==> flow/design.v <==
`timescale 1ns / 1ps
module rise_detect(
    input clk,
    input rst,
    input d,
    output rise
);
reg d_q;
always @(posedge clk) begin
    if(rst)
        d_q <= 0;
    else
        d_q <= d;
end
assign rise = d & ~d_q;
endmodule
`timescale 1ns / 1ps
module divider
#(parameter COUNT = 32'd499)
(
	input clk,
    input rst,
    input en,
    output divided_clk
    );
reg [31:0] count;
reg div_temp;
always @(posedge clk) begin
    if(rst) begin
        count <= 0;
        div_temp <= 0;
    end else if(en) begin
        count <= count + 1;
	    if(count == COUNT)
	    begin
	       count <= 0;
	       div_temp <= ~div_temp;
	    end
    end
end 
assign divided_clk = div_temp;
endmodule
`timescale 1ns / 1ps
module eight_bit_counter
#(parameter COUNT = 5)
(
    input wire clk,
    input wire rst,
    input wire tick,
    input wire reset_count,
    output wire rollover,
    output wire [7:0] count_out
);
reg int_rollover;
reg [7:0] int_count;
always @(posedge clk) begin
    if(rst || reset_count) begin
        int_count <= 0;
        int_rollover <= 0;
    end else if(tick) begin
        if(int_count == COUNT) begin
            int_count <= 0;
            int_rollover <= 1;
        end else begin
            int_count <= int_count + 1;
            int_rollover <= 0;
        end
    end 
end
assign rollover = int_rollover;
assign count_out = int_count;
endmodule
`timescale 1ns / 1ps
module bin_to_decimal(
	input [15:0] B,
	output reg [19:0] bcdout
	);
	reg [35:0] z;
	integer i;
always @(*)
  begin
    for(i = 0; i <= 35; i = i+1)
	z[i] = 0;
    z[18:3] = B;  
    repeat(13)
	 begin
	if(z[19:16] > 4)	
		z[19:16] = z[19:16] + 3;
	if(z[23:20] > 4) 	
		z[23:20] = z[23:20] + 3;
	if(z[27:24] > 4) 	
		z[27:24] = z[27:24] + 3;
	if(z[31:28] > 4) 	
		z[31:28] = z[31:28] + 3;
	if(z[35:32] > 4) 	
		z[35:32] = z[35:32] + 3;
	z[35:1] = z[34:0];
    end      
    bcdout = z[35:16]; 
  end         
endmodule
`timescale 1ns / 1ps
module increment_selector(
input selector,
input in_0,
input in_1,
output signal
    );
reg signal_temp;
always @(*) begin
    if(selector) begin
        signal_temp <= in_0;
    end else begin
        signal_temp <= in_1;
    end
end
assign signal = signal_temp;
endmodule
`timescale 1ns / 1ps
module count_time(
input master_clock,
input rst,
input set_time,
input increment_hours,
input increment_minutes,
output [5:0] raw_value_mins,
output [5:0] raw_value_hrs,
output [7:0] hours_bcd,
output [7:0] minutes_bcd,
output [7:0] seconds_bcd
    );
wire minutes_increment;
wire hours_increment;
wire seconds_ticker;
wire minutes_ticker;
wire hours_ticker;
wire [7:0] seconds_raw_value;
wire [7:0] minutes_raw_value;
wire [7:0] hours_raw_value;
wire seconds_tick;
wire minutes_tick;
wire hours_tick;
assign raw_value_hrs = hours_raw_value[5:0];
assign raw_value_mins = minutes_raw_value[5:0];
divider u1(
.clk(master_clock),
.rst(rst),
.en(1'b1),
.divided_clk(seconds_ticker)
);
rise_detect u1_edge(
.clk(master_clock),
.rst(rst),
.d(seconds_ticker),
.rise(seconds_tick)
);
eight_bit_counter #(.COUNT(59)) u2 (
.clk(master_clock),
.rst(rst),
.tick(seconds_tick),
.reset_count(1'b0),
.rollover(minutes_ticker),
.count_out(seconds_raw_value[7:0])
);
increment_selector u3(
.selector(set_time),
.in_0(increment_minutes),
.in_1(minutes_ticker),
.signal(minutes_increment)
);
rise_detect u3_edge(
.clk(master_clock),
.rst(rst),
.d(minutes_increment),
.rise(minutes_tick)
);
eight_bit_counter #(.COUNT(59)) u4 (
.clk(master_clock),
.rst(rst),
.tick(minutes_tick),
.reset_count(1'b0),
.count_out(minutes_raw_value[7:0]),
.rollover(hours_ticker)
);
increment_selector u5(
.selector(set_time),
.in_0(increment_hours),
.in_1(hours_ticker),
.signal(hours_increment)
);
rise_detect u5_edge(
.clk(master_clock),
.rst(rst),
.d(hours_increment),
.rise(hours_tick)
);
eight_bit_counter #(.COUNT(23)) u6 (
.clk(master_clock),
.rst(rst),
.tick(hours_tick),
.reset_count(1'b0),
.rollover(),
.count_out(hours_raw_value)
);
bin_to_decimal u7(
.B(seconds_raw_value[7:0]),
.bcdout(seconds_bcd)
);
bin_to_decimal u8(
.B(minutes_raw_value[7:0]),
.bcdout(minutes_bcd)
);
bin_to_decimal u9(
.B(hours_raw_value[7:0]),
.bcdout(hours_bcd)
);
endmodule
`timescale 1ns / 1ps
module debounce_button(
input clk,
input rst,
input debounce_in,
output debounce_out
    );
wire q_temp1;
wire q_temp2;
wire q_temp3;
wire q_temp3_bar;
wire slow_clk;
wire slow_tick;
assign q_temp3_bar = ~q_temp3;
assign debounce_out = q_temp3_bar & q_temp2;
d_flipflop u1(
.clk(clk),
.rst(rst),
.en(slow_tick),
.D(debounce_in),
.Q(q_temp1)
);
d_flipflop u2(
.clk(clk),
.rst(rst),
.en(slow_tick),
.D(q_temp1),
.Q(q_temp2)
);
d_flipflop u3(
.clk(clk),
.rst(rst),
.en(slow_tick),
.D(q_temp2),
.Q(q_temp3)
);
divider #(.COUNT(32'd15)) u4(
.clk(clk),
.rst(rst),
.en(1'b1),
.divided_clk(slow_clk)
);
rise_detect u4_edge(
.clk(clk),
.rst(rst),
.d(slow_clk),
.rise(slow_tick)
);
endmodule
module d_flipflop(
input clk,
input rst,
input en,
input D,
output reg Q
);
always @(posedge clk)begin
    if(rst)
        Q <= 0;
    else if(en)
        Q <= D;
end
endmodule
`timescale 1ns / 1ps
module set_time(
input master_clk,
input rst,
input change_selection,
input increment_selection,
output reg set_minutes,
output reg set_hours
    );
reg previous_change_selection_state;
reg previous_increment_selection_state;
reg mode;
always @(posedge master_clk) begin
    if(rst) begin
        mode <= 0;
        previous_change_selection_state <= 0;
    end else if(change_selection && !previous_change_selection_state) begin
        mode <= ~mode;
        previous_change_selection_state <= 1;
    end else if (!change_selection && previous_change_selection_state) begin
        mode <= mode;
        previous_change_selection_state <= 0;
    end else begin
        mode <= mode;
        previous_change_selection_state <= previous_change_selection_state;
    end
end
always @(posedge master_clk) begin
    if(rst) begin
        set_minutes <= 0;
        set_hours <= 0;
        previous_increment_selection_state <= 0;
    end else if(increment_selection && (!previous_increment_selection_state)) begin
        if(mode) begin
             set_minutes <= 1;
             set_hours <= 0;         
        end else begin
             set_minutes <= 0;
             set_hours <= 1;   
        end
        previous_increment_selection_state <= 1;
    end else if(!increment_selection && previous_increment_selection_state) begin
        set_minutes <= 0;
        set_hours <= 0; 
        previous_increment_selection_state <= 0;
    end else begin
        set_minutes <= 0;
        set_hours <= 0; 
        previous_increment_selection_state <= previous_increment_selection_state;
    end    
end    
endmodule
`timescale 1ns / 1ps
module stopwatch(
input master_clock,
input rst,
input enable,
input trigger,
input reset,
output [7:0] seconds_bcd,
output [7:0] milliseconds_bcd
    );
reg master_clock_mux;
reg trigger_enable;
reg previous_state;
wire milliseconds_tick;
wire seconds_tick;
wire milliseconds_ticker;
wire seconds_ticker;
wire [7:0] milliseconds_raw_value;
wire [7:0] seconds_raw_value;
always @(posedge master_clock) begin
    if(rst) begin
        trigger_enable <= 0;
        previous_state <= 0;
    end else if(trigger && !previous_state) begin
        trigger_enable <= ~trigger_enable;
        previous_state <= 1;
    end else if (!trigger && previous_state) begin
        trigger_enable <= trigger_enable;
        previous_state <= 0;
    end else begin
        trigger_enable <= trigger_enable;
        previous_state <= previous_state;
    end
end
always @(*) begin
    if(enable && trigger_enable) begin
        master_clock_mux = 1'b1;
    end
    else begin
        master_clock_mux = 1'b0;
    end
end
divider #(.COUNT(32'd4)) u1(
.clk(master_clock),
.rst(rst),
.en(master_clock_mux),
.divided_clk(milliseconds_ticker)
);
rise_detect u1_edge(
.clk(master_clock),
.rst(rst),
.d(milliseconds_ticker),
.rise(milliseconds_tick)
);
eight_bit_counter #(.COUNT(99)) u2 (
.clk(master_clock),
.rst(rst),
.tick(milliseconds_tick),
.reset_count(reset),
.count_out(milliseconds_raw_value[7:0]),
.rollover(seconds_ticker)
);
rise_detect u2_edge(
.clk(master_clock),
.rst(rst),
.d(seconds_ticker),
.rise(seconds_tick)
);
eight_bit_counter #(.COUNT(99)) u3 (
.clk(master_clock),
.rst(rst),
.tick(seconds_tick),
.rollover(),
.reset_count(reset),
.count_out(seconds_raw_value[7:0])
);
bin_to_decimal u4(
.B(milliseconds_raw_value[7:0]),
.bcdout(milliseconds_bcd)
);
bin_to_decimal u5(
.B(seconds_raw_value[7:0]),
.bcdout(seconds_bcd)
);
endmodule
`timescale 1ns / 1ps
module alarm(
input [5:0] alarm_mins,
input [5:0] alarm_hours,
input [5:0] mins_value,
input [5:0] hours_value,
output reg [15:0] flash
    );
always @(*) begin
    if((mins_value == alarm_mins) && (hours_value == alarm_hours)) begin
        flash <= 16'b1111111111111111;
    end else begin
        flash <= 0;
    end
end    
endmodule
`timescale 1ns / 1ps
module converter(
input [1:0] converter_input,
output reg [3:0] converter_output
    );
always @(*) begin
    case(converter_input)
        2'b00 : converter_output <= 4'b0001;
        2'b01 : converter_output <= 4'b0010;
        2'b10 : converter_output <= 4'b0100;
        default : converter_output <= 4'b1000;
    endcase
end   
endmodule
`timescale 1ns / 1ps
module mux
(
input selector,
input [15:0] group0,
input [15:0] group1,
output [15:0] group_out
);
reg [15:0] group_temp;    
assign group_out[15:0] = group_temp[15:0];  
always @(*) begin
    if(selector == 0) begin
        group_temp[15:0] <= group0[15:0];
    end
    else begin
        group_temp[15:0] <= group1[15:0];
    end
end    
endmodule
`timescale 1ns / 1ps
module display_demux(
input [1:0] mode,
input [15:0] clock_module_bcd,
input [15:0] stop_watch_bcd,
input [15:0] set_alarm_bcd,
output reg [15:0] output_bcd
);
always @(*) begin
    case(mode)
        2'b00 : output_bcd <= clock_module_bcd;
        2'b01 : output_bcd <= stop_watch_bcd;
        2'b10 : output_bcd <= clock_module_bcd;
        default : output_bcd <= set_alarm_bcd;
    endcase
end
endmodule
`timescale 1ns / 1ps
module seg7decimal(
	 input [15:0] x,
    input clk,
    input rst,
    input clr,
    output reg [6:0] a_to_g,
    output reg [3:0] an,
    output wire dp 
	 );
wire [1:0] s;	 
reg [3:0] digit;
wire [3:0] aen;
reg [3:0] clkdiv;
assign dp = 1;
assign s = clkdiv[3:2];
assign aen = 4'b1111;  
always @(posedge clk) 
	if (rst) digit <= 4'd0; else
	case(s)
	0:digit <= x[3:0];  
	1:digit <= x[7:4];  
	2:digit <= x[11:8];  
	3:digit <= x[15:12];  
	default:digit <= x[3:0];
	endcase
	always @(*)
case(digit)
0:a_to_g = 7'b1000000; 
1:a_to_g = 7'b1111001; 
2:a_to_g = 7'b0100100; 
3:a_to_g = 7'b0110000; 
4:a_to_g = 7'b0011001; 
5:a_to_g = 7'b0010010; 
6:a_to_g = 7'b0000010; 
7:a_to_g = 7'b1111000; 
8:a_to_g = 7'b0000000; 
9:a_to_g = 7'b0010000; 
'hA:a_to_g = 7'b0111111;  
'hB:a_to_g = 7'b1111111;  
'hC:a_to_g = 7'b1110111;
default: a_to_g = 7'b0000000;  
endcase
always @(*)begin
an=4'b1111;
if(aen[s] == 1)
an[s] = 0;
end
always @(posedge clk) begin
if ( clr == 1 || rst == 1)
clkdiv <= 0;
else
clkdiv <= clkdiv+1;
end
endmodule
`timescale 1ns / 1ps
 module Basys3_Abacus_Top(
	 input clk,
	 input rst,
    input btnC,
    input btnR,
    input btnU,
    input [15:0] sw,
     output [6:0] seg,
     output dp,
     output [3:0] an,
     output [15:0] led
 );
wire[15:0] seven_seg_input;
wire[15:0] clock_module_mux_output;
wire[15:0] joiner;
wire [7:0] hours_bcd;
wire [7:0] minutes_bcd;
wire [7:0] seconds_bcd;
wire [7:0] stopwatch_ms_bcd;
wire [7:0] stopwatch_s_bcd;
wire clock_mode;
wire stop_watch_mode;
wire set_time_mode;
wire set_alarm_mode;
wire set_time_inc_mins;
wire set_time_inc_hours;
wire [5:0] raw_value_mins;
wire [5:0] raw_value_hrs;
wire btnC_debounced;
wire btnU_debounced;
wire btnR_debounced;
debounce_button u_btnc(
.clk(clk),
.rst(rst),
.debounce_in(btnC),
.debounce_out(btnC_debounced)
);
debounce_button u_btnu(
.clk(clk),
.rst(rst),
.debounce_in(btnU),
.debounce_out(btnU_debounced)
);
debounce_button u_btnR(
.clk(clk),
.rst(rst),
.debounce_in(btnR),
.debounce_out(btnR_debounced)
);
converter u_mode(
.converter_input({sw[1],sw[0]}),
.converter_output({set_alarm_mode, set_time_mode, stop_watch_mode, clock_mode})
);
alarm u_alarm(
.alarm_mins(sw[9:4]),
.alarm_hours(sw[15:10]),
.mins_value(raw_value_mins),
.hours_value(raw_value_hrs),
.flash(led)
);
count_time u1(
.master_clock(clk),
.rst(rst),
.set_time(set_time_mode),
.increment_hours(set_time_inc_hours),
.increment_minutes(set_time_inc_mins),
.raw_value_mins(raw_value_mins),
.raw_value_hrs(raw_value_hrs),
.hours_bcd(hours_bcd),
.minutes_bcd(minutes_bcd),
.seconds_bcd(seconds_bcd)
);
mux u2(
.selector(btnC),
.group0({hours_bcd[7:0], minutes_bcd[7:0]}),
.group1(seconds_bcd[7:0]),
.group_out(clock_module_mux_output[15:0])
);
stopwatch u3
(
.master_clock(clk),
.rst(rst),
.enable(stop_watch_mode),
.trigger(btnC_debounced),
.reset(btnR_debounced),
.seconds_bcd(stopwatch_s_bcd),
.milliseconds_bcd(stopwatch_ms_bcd)
);
set_time u_set_time(
.master_clk(clk),
.rst(rst),
.change_selection(btnR_debounced),
.increment_selection(btnU_debounced),
.set_minutes(set_time_inc_mins),
.set_hours(set_time_inc_hours)
    );
display_demux u_display_demux(
.mode({sw[1],sw[0]}),
.clock_module_bcd(clock_module_mux_output),
.stop_watch_bcd({stopwatch_s_bcd, stopwatch_ms_bcd}),
.set_alarm_bcd(16'd0),
.output_bcd(seven_seg_input)
);
seg7decimal u5 (
.x(seven_seg_input[15:0]),
.clk(clk),
.rst(rst),
.clr(1'b0),
.a_to_g(seg),
.an(an),
.dp(dp)
);
endmodule
## Step by step through the tools: Basys3_Abacus_Top

Tool output for the design above, in the order of the flow.
Lines are those of the file above, counted from 1.
Operators carry their Yosys type and port widths (W data, S select, Z words).
Cell names lack the library's common part.
A cell with - has no value.

| inputs | value |
|---|---|
| top | Basys3_Abacus_Top |
| clock | clk |
| cell library | sky130hd |
| library corner | tt_025C_1v80 |

## Word level

Counts by Yosys on the flattened word-level netlist (proc, flatten, opt, wreduce; memories kept). Print and check cells are left out.
Yosys's memory passes give these memory sizes; they may raise the number of words (mostly to a power of two), join words into wider ones and drop unused or constant bits.

| storage and ports | value |
|---|---|
| flip-flop bits (word level) | 236 |
| bits in latches | 0 |
| memory bits (writable) | 0 |
| bits in read-only memories | 112 |
| clocked read ports x word width | 7 |
| memories kept | 1 |
| input bits | 21 |
| output and inout port bits | 28 |
| elaborated cells | 357 |

| operators by class | value |
|---|---|
| $add $sub $neg | 77 |
| multipliers | 0 |
| div/mod/pow operators | 0 |
| order comparisons | 65 |
| equal/unequal tests | 17 |
| shift operators | 3 |
| mux-type cells | 92 |
| bitwise operators | 32 |
| reductions and logical operators | 27 |

Memories:

| memory | words | bits a word | rd ports | wr ports | RTL line | text |
|---|---|---|---|---|---|---|
| (no name shown) | 16 | 7 | 1 | 0 | 511 | `case(digit)` |

Operators with widths:

| kind | number |
|---|---|
| $gt A4 B3 Y1 const B | 55 |
| $add A32 B1 Y32 const B | 5 |
| $mux W4 | 32 |
| $add A4 B2 Y4 const B | 30 |
| $mux W3 | 35 |
| $eq A32 B4 Y1 const B | 3 |
| $add A3 B2 Y3 const B | 25 |
| $add A8 B1 Y8 const B | 5 |
| $mux W8 | 5 |
| $eq A32 B3 Y1 const B | 1 |
| $eq A32 B9 Y1 const B | 1 |
| $pmux W16 S2 | 1 |
| $mux W32 | 1 |
| $mux W16 | 2 |
| $not A1 Y1 | 19 |
| $eq A8 B6 Y1 const B | 2 |
| $eq A8 B7 Y1 const B | 2 |
| $pmux W4 S4 | 1 |
| $add A1 B2 Y3 const AB | 5 |
| $add A1 B2 Y3 const B | 5 |
| $gt A1 B3 Y1 const AB | 5 |
| $gt A1 B3 Y1 const B | 5 |
| $mux W1 | 14 |
| $reduce_or A2 Y1 | 6 |
| $eq A6 B6 Y1 | 2 |
| $and A1 B1 Y1 | 11 |
| $pmux W3 S3 | 1 |
| $logic_and A1 B1 Y1 | 8 |

Not listed: further kinds 14, cells in them 26.

## Longest topological paths

Longest topological path by Yosys (ltp), each cell counted once; first at word level (registers and memories cut), then after technology mapping (sequential cells cut; the memories' decode and read muxes count).

| depth | value |
|---|---|
| depth after elaboration | 18 |
| ABC_AREA | 0 |
| mapped depth | 30 |
| mapped depth without buffers | 30 |

## Mapped cells and area

Yosys stat after the flow's synthesis: flattened, memories mapped to cells. It holds for the ABC_AREA given above (unset counts as 0); a run with the other value may have another netlist.
Totals and module areas in this step are rounded.

Cells by type:

| type | number | area in all (um^2) |
|---|---|---|
| dfxtp_1 | 243 | 4.86E+03 |
| nor2_1 | 318 | 1.19E+03 |
| ha_1 | 81 | 1.01E+03 |
| xor2_1 | 112 | 980.941 |
| xnor2_1 | 100 | 875.84 |
| nand2_1 | 134 | 502.982 |
| nand3_1 | 94 | 470.451 |
| mux2i_1 | 41 | 410.394 |
| a21oi_1 | 77 | 385.37 |
| nand4_1 | 56 | 350.336 |
| o21ai_0 | 60 | 300.288 |
| clkbuf_1 | 77 | 289.027 |
| inv_1 | 76 | 285.274 |
| and3_1 | 45 | 281.52 |
| nor4_1 | 45 | 281.52 |
| nor3_1 | 41 | 205.197 |
| nand2b_1 | 29 | 181.424 |
| nor2b_1 | 27 | 168.912 |

Other cell types: 83; their cells: 381.

| mapped netlist | value |
|---|---|
| cells in the netlist | 2,037 |
| chip area (Yosys) | 16,000 um^2 |
| sequential part of the area | 4,900 um^2 |
| flip-flops | 243 |
| buffer cells | 109 |

By module: a second synthesis without flattening, with its own total; a netlist apart from the flattened one above.

| unflattened totals | value |
|---|---|
| cell total of the unflattened synthesis | 5,422 |
| area (unflattened synthesis) | 40,000 um^2 |

Rows give one instance, submodules left out.

Modules:

| module | instances | cells | area (um^2) | sequential area (um^2) |
|---|---|---|---|---|
| bin_to_decimal | 5 | 794 | 5,400 | 0.0 |
| divider (COUNT=15) | 3 | 187 | 1,600 | 660 |
| divider (COUNT=4) | 1 | 203 | 1,700 | 660 |
| divider | 1 | 190 | 1,600 | 660 |
| eight_bit_counter (COUNT=99) | 2 | 47 | 440 | 180 |
| eight_bit_counter (COUNT=59) | 2 | 47 | 430 | 180 |
| seg7decimal | 1 | 70 | 750 | 220 |
| eight_bit_counter (COUNT=23) | 1 | 45 | 410 | 180 |
| rise_detect | 8 | 3 | 48 | 20 |
| display_demux | 1 | 53 | 350 | 0.0 |
| d_flipflop | 9 | 3 | 34 | 20 |
| mux | 1 | 18 | 250 | 0.0 |
| alarm | 1 | 31 | 250 | 0.0 |
| set_time | 1 | 17 | 190 | 100 |

Modules not listed: 6.

## Path before layout

Path of least setup slack by OpenSTA after synthesis, without wires, with an ideal clock, recovery checks aside; 20% of the period is set as input and as output delay. Where synthesis merged equal registers, the netlist keeps one of their names.

| timing path after synthesis | value |
|---|---|
| kind | flip-flop to flip-flop |
| start point | register u3.u2.int_count[5] |
| end point | register (name not given) |
| period | 10,000 ps |
| library setup time | 72 ps |
| time at the first pin | 0 ps |
| data arrival time | 5,614 ps |
| data required time | 9,928 ps |
| setup slack | 4,314 ps |
| path delay | 5,686 ps |
| stages on the path | 31 |
| buffers on the path | 0 |
| synthesis period reached | 5,686 ps |

"path delay" is the arrival time less input delay plus setup time.
"stages on the path" counts driving pins, that of a launching flip-flop among them; a cell with two outputs on the path counts twice.
"synthesis period reached" = period - worst setup slack (recovery checks aside). The figure is calculated, with input and output delays left at 20% of the set period.
Between the ends stands the longest chain of elaborated cells between them, by number of cells; it is not shown to be the way that was timed. Of several equally long chains one is given.
Each line given opens the expression or statement behind the cell; cells for indexed reads and writes are added by Yosys, which also makes memories of some case tables.
A register here has more assigning lines than the two given.

| on the way, after synthesis | value |
|---|---|
| path through | dfxtp_1 > inv_1 > ha_1 > inv_1 > ha_1 > xnor2_1 > ha_1 > or4_1 > and3_1 > inv_1 > ha_1 > a21oi_1 > o21a_1 > or2_2 > ha_1 > and3_1 > a32oi_1 > nand2_1 > a211o_1 > ha_1 > nor3b_1 > nor2_1 > o31a_1 > xor2_1 > a21oi_1 > a21oi_1 > nand3_1 > inv_1 > ha_1 > mux2_2 > mux2i_1 |
| cells in the longest elaborated chain | 13 |
| elaborated cells between the ends (all ways) | 30 |
| RTL lines with such cells | 6 |
| classes of those cells | 9 x add/sub; 9 x compare; 12 x mux |

RTL lines, path after synthesis:

| element | RTL line | text |
|---|---|---|
| start: declaration | 55 | `reg [7:0] int_count;` |
| start: assignment | 58 | `int_count <= 0;` |
| start: assignment | 65 | `int_count <= int_count + 1;` |
| $add A4 B2 Y4 | 88 | `z[19:16] = z[19:16] + 3;` |
| $mux W4 | 87 | `if(z[19:16] > 4)` |
| $gt A4 B3 Y1 | 87 |  |
| $mux W4 | 87 |  |
| $gt A4 B3 Y1 | 87 |  |
| $mux W4 | 87 |  |
| $gt A4 B3 Y1 | 87 |  |
| $mux W4 | 87 |  |
| $add A4 B2 Y4 | 88 |  |
| $mux W4 | 87 |  |
| $pmux W16 S2 | 476 | `case(mode)` |
| $pmux W4 S4 | 503 | `case(s)` |
| $mux W4 | - |  |

## Worst path after layout

From the final timing report of stored run 1: the path of least setup slack in the routed layout; clock arrival at registers is part of the times.
The report prints the path's times to 10 ps; the period is as set.

| timing path post-layout | value |
|---|---|
| kind | flip-flop to flip-flop |
| start point | register u3.u2.int_count[5] |
| end point | register (name not given) |
| period | 6,610 ps |
| library setup time | 70 ps |
| time at the first pin | 550 ps |
| data arrival time | 6,690 ps |
| data required time | 7,080 ps |
| setup slack | 390 ps |
| stages on the path | 31 |
| buffers on the path | 0 |

Between the ends stands the longest chain of elaborated cells between them, by number of cells; it is not shown to be the way that was timed. Of several equally long chains one is given.
A register here has more assigning lines than the two given.

| on the way, post-layout | value |
|---|---|
| path through | dfxtp_1 > inv_1 > ha_1 > inv_1 > ha_1 > xnor2_1 > ha_1 > or4_1 > and3_1 > inv_1 > ha_1 > a21oi_1 > o21a_1 > or2_2 > ha_1 > and3_1 > a32oi_1 > nand2_1 > a211o_1 > ha_1 > nor3b_1 > nor2_1 > o31a_1 > xor2_1 > a21oi_1 > a21oi_1 > nand3_2 > inv_1 > ha_1 > mux2_2 > mux2i_1 |
| cells in the longest elaborated chain | 13 |
| elaborated cells between the ends (all ways) | 30 |
| RTL lines with such cells | 6 |
| classes of those cells | 9 x add/sub; 9 x compare; 12 x mux |

RTL lines, path post-layout:

| element | RTL line | text |
|---|---|---|
| start: declaration | 55 | `reg [7:0] int_count;` |
| start: assignment | 58 | `int_count <= 0;` |
| start: assignment | 65 | `int_count <= int_count + 1;` |
| $add A4 B2 Y4 | 88 | `z[19:16] = z[19:16] + 3;` |
| $mux W4 | 87 | `if(z[19:16] > 4)` |
| $gt A4 B3 Y1 | 87 |  |
| $mux W4 | 87 |  |
| $gt A4 B3 Y1 | 87 |  |
| $mux W4 | 87 |  |
| $gt A4 B3 Y1 | 87 |  |
| $mux W4 | 87 |  |
| $add A4 B2 Y4 | 88 |  |
| $mux W4 | 87 |  |
| $pmux W16 S2 | 476 | `case(mode)` |
| $pmux W4 S4 | 503 | `case(s)` |
| $mux W4 | - |  |

Design Basys3_Abacus_Top on sky130hd. What follows are 4 stored runs of the flow, each under its own settings; their order means nothing. The constraints put input and output delay at 20% of the set period each and load the outputs with 0.01 pF.
"reached clock period" = clock period - worst setup slack. The figure is calculated, with input and output delays left at 20% of the set period.
By "worst setup path time" is meant the share of the clock period that the worst setup path is allowed (20% is reserved at inputs, 20% at outputs), minus its slack. Clock arrival times at its registers enter into it.
By "total power after layout" is meant OpenSTA's value without simulated activity: inputs other than the clock are taken to toggle once in ten clock periods, and the tool carries that through the logic.
"worst setup path time" is given in steps of 10 ps.
Results are given in rounded form.
Settings: n/a = not set for that run.

| run | CORE_UTILIZATION | period_ns | CAP_MARGIN | CORE_MARGIN | SLEW_MARGIN | SETUP_SLACK_MARGIN | PLACE_DENSITY | ABC_AREA | CORE_ASPECT_RATIO | CTS_CLUSTER_SIZE | MIN_ROUTING_LAYER | PLACE_DENSITY_LB_ADDON | full die area (um^2) | Yosys chip area after synthesis (um^2) | worst hold slack (ps) | worst setup slack after layout (ps) | post-route utilization (%) | worst setup path time (ps) | kind of the worst setup path | total power after layout (W) | reached clock period (ps) |
|---|---|---|---|---|---|---|---|---|---|---|---|---|---|---|---|---|---|---|---|---|---|
| stored run 1 | 40 | 6.61 | 20 | 2 | 20 | n/a | n/a | n/a | n/a | n/a | n/a | n/a | 42,000 | 16,000 | 450 | 390 | 45 | 6,220 | flip-flop to flip-flop | 0.0031 | 6,219 |
| stored run 2 | 40 | 6.61 | 20 | 2 | 20 | 1.96 | n/a | n/a | n/a | n/a | n/a | n/a | 42,000 | 16,000 | 440 | 1,200 | 47 | 5,450 | flip-flop to flip-flop | 0.0034 | 5,446 |
| stored run 3 | 38 | 9.63 | 0 | 5 | 20 | n/a | 0.63 | n/a | n/a | n/a | n/a | n/a | 47,000 | 16,000 | 440 | 3,200 | 42 | 6,460 | flip-flop to flip-flop | 0.0022 | 6,456 |
| stored run 4 | 57 | 10.0 | 35 | 5 | 30 | n/a | n/a | 1 | 0.79 | 19 | met2 | 0.07 | 30,000 | 15,000 | 440 | 3,800 | 64 | 2,240 | input port to output port | 0.0021 | 6,242 |
